==> flow/design.v <==
module uart_rx #(
    parameter CLOCKS_PER_PULSE = 4 ,  
              BITS_PER_WORD = 8,  
              W_OUT = 24  
) (
    input clk,rst_n,rx,
    output reg m_valid,
    output reg [W_OUT-1:0] m_data 
);
    localparam  IDLE    = 2'b00, 
                START   = 2'b01, 
                DATA    = 2'b10, 
                STOP    = 2'b11;
  	reg [1:0] state; 
    localparam NUM_WORDS = W_OUT / BITS_PER_WORD;
    reg[$clog2(CLOCKS_PER_PULSE)-1:0] c_clocks;
    reg[$clog2(BITS_PER_WORD)-1:0] c_bits;
    reg[$clog2(NUM_WORDS)-1:0] c_words;
    always @(posedge clk or negedge rst_n) begin
        if (!rst_n) begin
            {c_words,c_bits,c_clocks,m_valid,m_data} <= 1'b0;
            state <= IDLE;
        end else begin
            m_valid <= 0;
            case(state)
                IDLE: if(rx == 0)
                    state <= START;
                START: if(c_clocks == CLOCKS_PER_PULSE/2 - 1) begin
                        c_clocks <= 0;
                        state <= DATA;
                    end else begin
                        c_clocks <= c_clocks + 1;
                    end
              DATA:   if(c_clocks == CLOCKS_PER_PULSE-1)begin
                            c_clocks <= 0;
                            m_data <= {rx, m_data[W_OUT-1:1]};  
                            if(c_bits == BITS_PER_WORD-1) begin
                                c_bits <= 0;
                                state <= STOP;  
                                if(c_words == NUM_WORDS - 1) begin
                                    m_valid <= 1;  
                                    c_words <= 0;  
                                end else c_words <= c_words + 1;  
                            end else c_bits <= c_bits + 1;  
                        end else c_clocks <= c_clocks + 1;  
                STOP: if(c_clocks == CLOCKS_PER_PULSE - 1) begin
                        c_clocks <= 0;
                        state <= IDLE;  
                    end else c_clocks <= c_clocks + 1;
            endcase
        end
    end        
endmodule
module pwm_9ch #(
    parameter RESOLUTION = 16
)(
    input  wire                 clk,
    input  wire                 rst_n,
    input  wire [RESOLUTION-1:0] duty0,
    input  wire [RESOLUTION-1:0] duty1,
    input  wire [RESOLUTION-1:0] duty2,
    input  wire [RESOLUTION-1:0] duty3,
    input  wire [RESOLUTION-1:0] duty4,
    input  wire [RESOLUTION-1:0] duty5,
    input  wire [RESOLUTION-1:0] duty6,
    input  wire [RESOLUTION-1:0] duty7,
    input  wire [RESOLUTION-1:0] duty8,
    output reg  [8:0]           pwm_out
);
    reg [RESOLUTION-1:0] counter;
    always @(posedge clk or negedge rst_n) begin
        if (!rst_n)
            counter <= {RESOLUTION{1'b0}};
        else
            counter <= counter + 1;
    end
    always @(posedge clk or negedge rst_n) begin
        if (!rst_n) begin
            pwm_out <= 9'b0;
        end else begin
            pwm_out[0] <= (counter < duty0);
            pwm_out[1] <= (counter < duty1);
            pwm_out[2] <= (counter < duty2);
            pwm_out[3] <= (counter < duty3);
            pwm_out[4] <= (counter < duty4);
            pwm_out[5] <= (counter < duty5);
            pwm_out[6] <= (counter < duty6);
            pwm_out[7] <= (counter < duty7);
            pwm_out[8] <= (counter < duty8);
        end
    end
endmodule
module sev_seg_decorder(
    input [3:0] digit,
    output reg [6:0] seg
);
    always @(*)begin
        case(digit)
           4'd0: seg  = 7'b1000000;  
            4'd1: seg  = 7'b1111001;  
            4'd2: seg  = 7'b0100100;  
            4'd3: seg  = 7'b0110000;  
            4'd4: seg  = 7'b0011001;  
            4'd5: seg  = 7'b0010010;  
            4'd6: seg  = 7'b0000010;  
            4'd7: seg  = 7'b1111000;  
            4'd8: seg  = 7'b0000000;  
            4'd9: seg  = 7'b0010000;  
            4'd10: seg = 7'b0001000;  
            4'd11: seg = 7'b0000011;  
            4'd12: seg = 7'b1000110;  
            4'd13: seg = 7'b0100001;  
            4'd14: seg = 7'b0000110;  
            4'd15: seg = 7'b0001110;  
            default: seg = 7'b0111111;  
        endcase 
        end
endmodule
module uart_pwm_data_store #(
    parameter WIDTH = 16,
    parameter CHANNELS = 9
)(
    input  wire              clk,
    input  wire              rst_n,
    input  wire              rx_valid,
    input  wire [WIDTH-1:0]  rx_data,
    output reg  [3:0]        pkt_count,
    output reg [WIDTH-1:0] duty0,
    output reg [WIDTH-1:0] duty1,
    output reg [WIDTH-1:0] duty2,
    output reg [WIDTH-1:0] duty3,
    output reg [WIDTH-1:0] duty4,
    output reg [WIDTH-1:0] duty5,
    output reg [WIDTH-1:0] duty6,
    output reg [WIDTH-1:0] duty7,
    output reg [WIDTH-1:0] duty8
);
    reg [WIDTH-1:0] duty_reg [0:CHANNELS-1];
    integer k;
    always @(posedge clk or negedge rst_n) begin
        if (!rst_n) begin
            pkt_count <= 4'd0;
            for (k = 0; k < CHANNELS; k = k + 1)
                duty_reg[k] <= {WIDTH{1'b0}};
            duty0 <= 0; duty1 <= 0; duty2 <= 0;
            duty3 <= 0; duty4 <= 0; duty5 <= 0;
            duty6 <= 0; duty7 <= 0; duty8 <= 0;
        end else if (rx_valid) begin
            duty_reg[pkt_count] <= rx_data;
            duty0 <= duty_reg[0];
            duty1 <= duty_reg[1];
            duty2 <= duty_reg[2];
            duty3 <= duty_reg[3];
            duty4 <= duty_reg[4];
            duty5 <= duty_reg[5];
            duty6 <= duty_reg[6];
            duty7 <= duty_reg[7];
            duty8 <= duty_reg[8];
            if (pkt_count == CHANNELS-1)
                pkt_count <= 4'd0;
            else
                pkt_count <= pkt_count + 1;
        end
    end
endmodule
module uart_pwm_top (
    input  wire        clk,         
    input  wire        rst_n,       
    input  wire        uart_rx,     
    output wire [8:0]  pwm_out,     
    output wire [6:0] seg0,
    output wire [6:0] seg1,
    output wire [6:0] seg2,
    output wire [6:0] seg3,
    output wire [3:0] pkt_count
);
    wire        rx_valid;
    wire [15:0] rx_data;
    uart_rx #(.CLOCKS_PER_PULSE(434),  
              .BITS_PER_WORD(8), 
              .W_OUT(16) 
    ) uart_rx_inst (
        .clk(clk),
        .rst_n(rst_n),
        .rx(uart_rx),
        .m_data(rx_data),
        .m_valid(rx_valid)
    );
    wire [15:0] duty0, duty1, duty2, duty3, duty4, duty5, duty6, duty7, duty8;
    uart_pwm_data_store #(
        .WIDTH(16),
        .CHANNELS(9)
    ) data_store_inst (
        .clk(clk),
        .rst_n(rst_n),
        .rx_valid(rx_valid),
        .rx_data(rx_data),
        .pkt_count(pkt_count),
        .duty0(duty0), .duty1(duty1), .duty2(duty2),
        .duty3(duty3), .duty4(duty4), .duty5(duty5),
        .duty6(duty6), .duty7(duty7), .duty8(duty8)
    );
    pwm_9ch #(
        .RESOLUTION(16)
    ) pwm_inst (
        .clk(clk),
        .rst_n(rst_n),
        .duty0(duty0),
        .duty1(duty1),
        .duty2(duty2),
        .duty3(duty3),
        .duty4(duty4),
        .duty5(duty5),
        .duty6(duty6),
        .duty7(duty7),
        .duty8(duty8),
        .pwm_out(pwm_out)
    );
    wire [3:0] digit0 = rx_data[3:0];     
    wire [3:0] digit1 = rx_data[7:4];
    wire [3:0] digit2 = rx_data[11:8];
    wire [3:0] digit3 = rx_data[15:12];   
    sev_seg_decorder seg_inst0 (.digit(digit0), .seg(seg0));
    sev_seg_decorder seg_inst1 (.digit(digit1), .seg(seg1));
    sev_seg_decorder seg_inst2 (.digit(digit2), .seg(seg2));
    sev_seg_decorder seg_inst3 (.digit(digit3), .seg(seg3));
endmodule
* Step by step through the tools: uart_pwm_top
Tool output for the design above, in the order of the flow.
Line numbers count from 1 in the design file above.
Operators: Yosys type, input widths -> output width; for muxes data width and select width s.
Library cell names are shortened.
A cell with - has no value.
- Top module :: uart_pwm_top
- Clock port :: clk
- Cell library :: sky130hd
- Timing corner :: tt_025C_1v80

* After elaboration
Yosys after proc, flatten, opt, wreduce and memory -nomap, before mapping. Print and check cells are not counted. Equal cells are merged and count once.
Memory sizes are those after Yosys's memory passes, which may raise the word count (mostly to a power of two), join words into wider ones and drop unused or constant bits.
- Flip-flop bits (word level) :: 349
- ROM bits :: 448
- Memory cells :: 4
- Input port bits :: 3
- Output and inout bits :: 41
- Cells after elaboration :: 97
** Memories
- (name not given) :: depth 16, bits a word 7, read ports 1, wr ports 0, RTL line 98 : case(digit)
- (name not given) :: depth 16, bits a word 7, read ports 1, wr ports 0, RTL line 98
- (name not given) :: depth 16, bits a word 7, read ports 1, wr ports 0, RTL line 98
- (name not given) :: depth 16, bits a word 7, read ports 1, wr ports 0, RTL line 98
- Add/subtract/negate cells :: 5
- $lt $le $gt $ge :: 9
- Equal/unequal tests :: 19
- Multiplexer cells :: 16
- Reduce/logical cells :: 17
** Operators with widths (number)
- $lt 16x16->1 :: 9
- $reduce_and 2->1 :: 10
- $pmux 9 s2 :: 1
- $mux 9 :: 2
- $add 16x1->16 const B :: 1
- $eq 4x3->1 const B :: 4
- $mux 2 :: 5
- $add 9x1->9 const B :: 1
- $eq 9x8->1 const B :: 1
- $eq 9x9->1 const B :: 1
- $ne 2x1->1 const B :: 4
- $eq 4x2->1 const B :: 2
- $pmux 2 s4 :: 1
- $reduce_and 6->1 :: 1
- $mux 1 :: 5
- $eq 2x2->1 const B :: 2
- $add 4x1->4 const B :: 1
- $eq 4x1->1 const B :: 1
- $eq 4x4->1 const B :: 1
- $logic_not 4->1 :: 1
- $reduce_bool 4->1 :: 1
- $mux 4 :: 1
- $add 3x1->3 const B :: 1
- $eq 3x3->1 const B :: 1
- $reduce_and 3->1 :: 1
- $reduce_bool 3->1 :: 1
- $mux 3 :: 1
- $eq 2x1->1 const B :: 1
Other operator kinds: 4; their cells: 4.

* Logic depth
Depth = most cells in a row (Yosys ltp): at word level without a register or memory, in the mapped netlist without a sequential cell, where the memories' decode and read muxes count.
- Depth in word-level cells :: 4
- ABC_AREA :: 0
- Mapped depth :: 7
- Gate-level depth less buffers :: 6

* Mapped cells and area
Source: synth_stat.txt of the flow (Yosys; design flattened, memories mapped). It holds for the ABC_AREA given above (unset counts as 0); a run with the other value may have another netlist.
- Cells in the netlist :: 1615
- Cell area after synthesis :: 17459.2 um^2
- Area of sequential cells :: 8784.7 um^2
- Mapped flip-flops :: 351
- Buffer cells :: 74
** Cell types
- dfrtp_1 :: number 350, total area 8758.4 um^2
- ha_1 :: number 169, total area 2.11E+03 um^2
- mux2_2 :: number 108, total area 1.22E+03 um^2
- o21ai_0 :: number 187, total area 935.898 um^2
- nand2_1 :: number 191, total area 716.938 um^2
- inv_1 :: number 176, total area 660.634 um^2
- mux2_1 :: number 41, total area 461.693 um^2
- a21o_1 :: number 27, total area 202.694 um^2
- a21oi_1 :: number 40, total area 200.192 um^2
- clkbuf_1 :: number 53, total area 198.941 um^2
- nand4_1 :: number 27, total area 168.912 um^2
- nor2_1 :: number 41, total area 153.898 um^2
- xnor2_1 :: number 13, total area 113.859 um^2
- buf_6 :: number 10, total area 112.608 um^2
- a221o_1 :: number 9, total area 90.086 um^2
- mux2i_1 :: number 9, total area 90.086 um^2
- mux4_2 :: number 4, total area 90.086 um^2
- nand2b_1 :: number 13, total area 81.328 um^2
Other cell types: 35; their cells: 147.
The figures by module come from a second, unflattened synthesis with its own total; it is not the netlist above.
- Cells (unflattened synthesis) :: 1424
- Area (unflattened synthesis) :: 18089.8 um^2
Rows give one instance, submodules left out.
** By module
- uart_pwm_data_store :: instances 1, cells 639, area 11111.9 um^2, seq. area 7307.0 um^2
- pwm_9ch #(RESOLUTION=16) :: instances 1, cells 526, area 4274.1 um^2, seq. area 625.6 um^2
- uart_rx :: instances 1, cells 127, area 1607.8 um^2, seq. area 852.1 um^2
- sev_seg_decorder :: instances 4, cells 33, area 274.0 um^2, seq. area 0.0 um^2
- uart_pwm_top :: instances 1, cells 0, area 0.0 um^2, seq. area 0.0 um^2

* Worst setup path after synthesis
OpenSTA on the mapped netlist: ideal clock, no wires. The path of least setup slack (recovery checks aside). Input and output delay are each 20% of the period. Register names are those of the netlist, which keeps one name where synthesis merged equal registers.
- Path kind :: flip-flop to output port
- From :: register uart_rx_inst.m_data[4]
- To :: output port seg1[3]
- Period :: 20000 ps
- Output delay :: 4000 ps
- Launch time at the first pin :: 0 ps
- Arrival time :: 1295 ps
- Required time :: 16000 ps
- Slack :: 14705 ps
- Delay of the path :: 1295 ps
- Stages :: 5
- Buffers on the path :: 0
- Synthesis period reached :: 5295 ps
"delay of the path" is the arrival time less input delay plus setup time.
At an output port there is no setup time.
"stages" counts driving pins, that of a launching flip-flop among them; a cell with two outputs on the path counts twice.
"synthesis period reached" is the clock period less the worst setup slack; recovery checks do not enter. This is arithmetic on one report: input and output delays are still those of the set period (20% each).
Between the ends stands the longest chain of elaborated cells between them, by number of cells; it is not shown to be the way that was timed. Of several equally long chains one is given.
A line is the first line of the expression or statement that the cell stems from. Yosys adds cells for indexed reads and writes and turns some case tables into memories.
A memory read counts as a cell of the chain, while the word-level depth stops at memories.
- Path through :: dfrtp_1 > inv_1 > ha_1 > inv_1 > mux4_2
- Length of the longest elaborated chain :: 1
- Elaborated cells on any way between the ends :: 1
- RTL lines with such cells :: 1
- Classes of those cells :: memory (1)
** RTL lines, path post-synthesis
- from (decl) :: RTL line 8 : output reg [W_OUT-1:0] m_data
- from (assign) :: RTL line 36 : m_data <= {rx, m_data[W_OUT-1:1]};
- $mem_v2 16x7 :: RTL line 98 : case(digit)
- to (decl) :: RTL line 172 : output wire [6:0] seg1,

* Path in the finished layout
Path of least setup slack in the final report of run 1 (OpenROAD, finished layout, wires in). Where an end is a register, its clock arrival counts in the times.
The report prints the path's times to 10 ps; the period is as set.
- Path kind :: flip-flop to output port
- From :: register uart_rx_inst.m_data[12]
- To :: output port seg3[3]
- Period :: 20000 ps
- Output delay :: 4000 ps
- Launch time at the first pin :: 550 ps
- Arrival time :: 3050 ps
- Required time :: 16000 ps
- Slack :: 12950 ps
- Stages :: 6
- Buffers on the path :: 1
Between the ends stands the longest chain of elaborated cells between them, by number of cells; it is not shown to be the way that was timed. Of several equally long chains one is given.
A memory read counts as a cell of the chain, while the word-level depth stops at memories.
- Path through :: dfrtp_1 > inv_1 > ha_1 > inv_1 > mux4_2 > clkdlybuf4s50_1
- Length of the longest elaborated chain :: 1
- Elaborated cells on any way between the ends :: 1
- RTL lines with such cells :: 1
- Classes of those cells :: memory (1)
** RTL lines, path post-layout
- from (decl) :: RTL line 8 : output reg [W_OUT-1:0] m_data
- from (assign) :: RTL line 36 : m_data <= {rx, m_data[W_OUT-1:1]};
- $mem_v2 16x7 :: RTL line 98 : case(digit)
- to (decl) :: RTL line 174 : output wire [6:0] seg3,

Appendix: measured runs

Stored flow runs of uart_pwm_top (4 of them; Yosys, OpenROAD, sky130hd). They differ in their settings and are not a sequence. Constraints: input delay and output delay 20% of the set period each, output load 0.01 pF.
"period reached": clock period set for the run, less the worst setup slack. It is reckoned from that one timing run; input and output delays stay at 20% of the period that was set.
"critical path time" is the time allowed to the run's worst setup path (the clock period less input and output delay, where it has them) less its slack. Clock arrival times count: a late capture clock shortens it, a late launch clock lengthens it.
"total design power" rests on the timing tool's default activity at the inputs, not on a simulated workload.
"critical path time" is known to 10 ps.

** Run 1
- Settings :: CAP_MARGIN=15; CELL_PAD_IN_SITES_DETAIL_PLACEMENT=1; CELL_PAD_IN_SITES_GLOBAL_PLACEMENT=2; CORE_ASPECT_RATIO=0.66; CORE_MARGIN=3; CTS_CLUSTER_DIAMETER=173; CTS_CLUSTER_SIZE=52; GPL_ROUTABILITY_DRIVEN=1; HOLD_SLACK_MARGIN=0.14; MAX_ROUTING_LAYER=met4; PLACE_DENSITY_LB_ADDON=0.22; SETUP_SLACK_MARGIN=-0.53; TNS_END_PERCENT=10; period_ns=20.0; CORE_UTILIZATION=40; SLEW_MARGIN=20
- Total design power :: 1.043 mW
- Synthesis area :: 17459.2 um^2
- Standard-cell area after routing :: 18610.3 um^2
- Die size :: 46246.0 um^2
- Total negative setup slack :: 0 ps
- Critical path time :: 3050 ps
- Kind of the worst setup path :: flip-flop to output port
- Setup slack of the worst path :: 12947 ps
- Worst hold slack in the final report :: 483 ps
- Period reached :: 7053 ps

** Run 2
- Settings :: CAP_MARGIN=25; CORE_MARGIN=6; CORE_UTILIZATION=70; CTS_CLUSTER_DIAMETER=259; GPL_TIMING_DRIVEN=1; MAX_ROUTING_LAYER=met4; PLACE_DENSITY_LB_ADDON=0.11; period_ns=5.01; SLEW_MARGIN=20
- Worst hold slack in the final report :: 477 ps
- Period reached :: 3795 ps
- Standard-cell area after routing :: 19202.2 um^2
- Critical path time :: 2790 ps
- Kind of the worst setup path :: flip-flop to output port
- Setup slack of the worst path :: 1215 ps
- Synthesis area :: 17459.2 um^2
- Die size :: 28876.2 um^2
- Total design power :: 5.533 mW
- Total negative setup slack :: 0 ps

** Run 3
- Settings :: ABC_AREA=0; CELL_PAD_IN_SITES_GLOBAL_PLACEMENT=0; CORE_ASPECT_RATIO=1.55; CORE_UTILIZATION=39; MAX_ROUTING_LAYER=met4; PLACE_DENSITY=0.78; SETUP_SLACK_MARGIN=1.79; TNS_END_PERCENT=60; period_ns=6.82; CAP_MARGIN=20; CORE_MARGIN=2; SLEW_MARGIN=20
- Period reached :: 4317 ps
- Synthesis area :: 17459.2 um^2
- Standard-cell area after routing :: 19341.0 um^2
- Setup slack of the worst path :: 2503 ps
- Worst hold slack in the final report :: 477 ps
- Total design power :: 3.845 mW
- Die size :: 46516.4 um^2
- Total negative setup slack :: 0 ps
- Critical path time :: 2950 ps
- Kind of the worst setup path :: flip-flop to output port

** Run 4
- Settings :: ABC_AREA=1; CAP_MARGIN=5; CELL_PAD_IN_SITES_DETAIL_PLACEMENT=1; CORE_MARGIN=3; CORE_UTILIZATION=40; CTS_CLUSTER_DIAMETER=96; CTS_CLUSTER_SIZE=39; GPL_TIMING_DRIVEN=0; MIN_ROUTING_LAYER=met2; period_ns=20.0; SLEW_MARGIN=20
- Critical path time :: 3360 ps
- Kind of the worst setup path :: flip-flop to output port
- Period reached :: 7359 ps
- Die size :: 45665.6 um^2
- Standard-cell area after routing :: 19009.5 um^2
- Synthesis area :: 17255.3 um^2
- Total design power :: 1.143 mW
- Worst hold slack in the final report :: 481 ps
- Total negative setup slack :: 0 ps
- Setup slack of the worst path :: 12641 ps
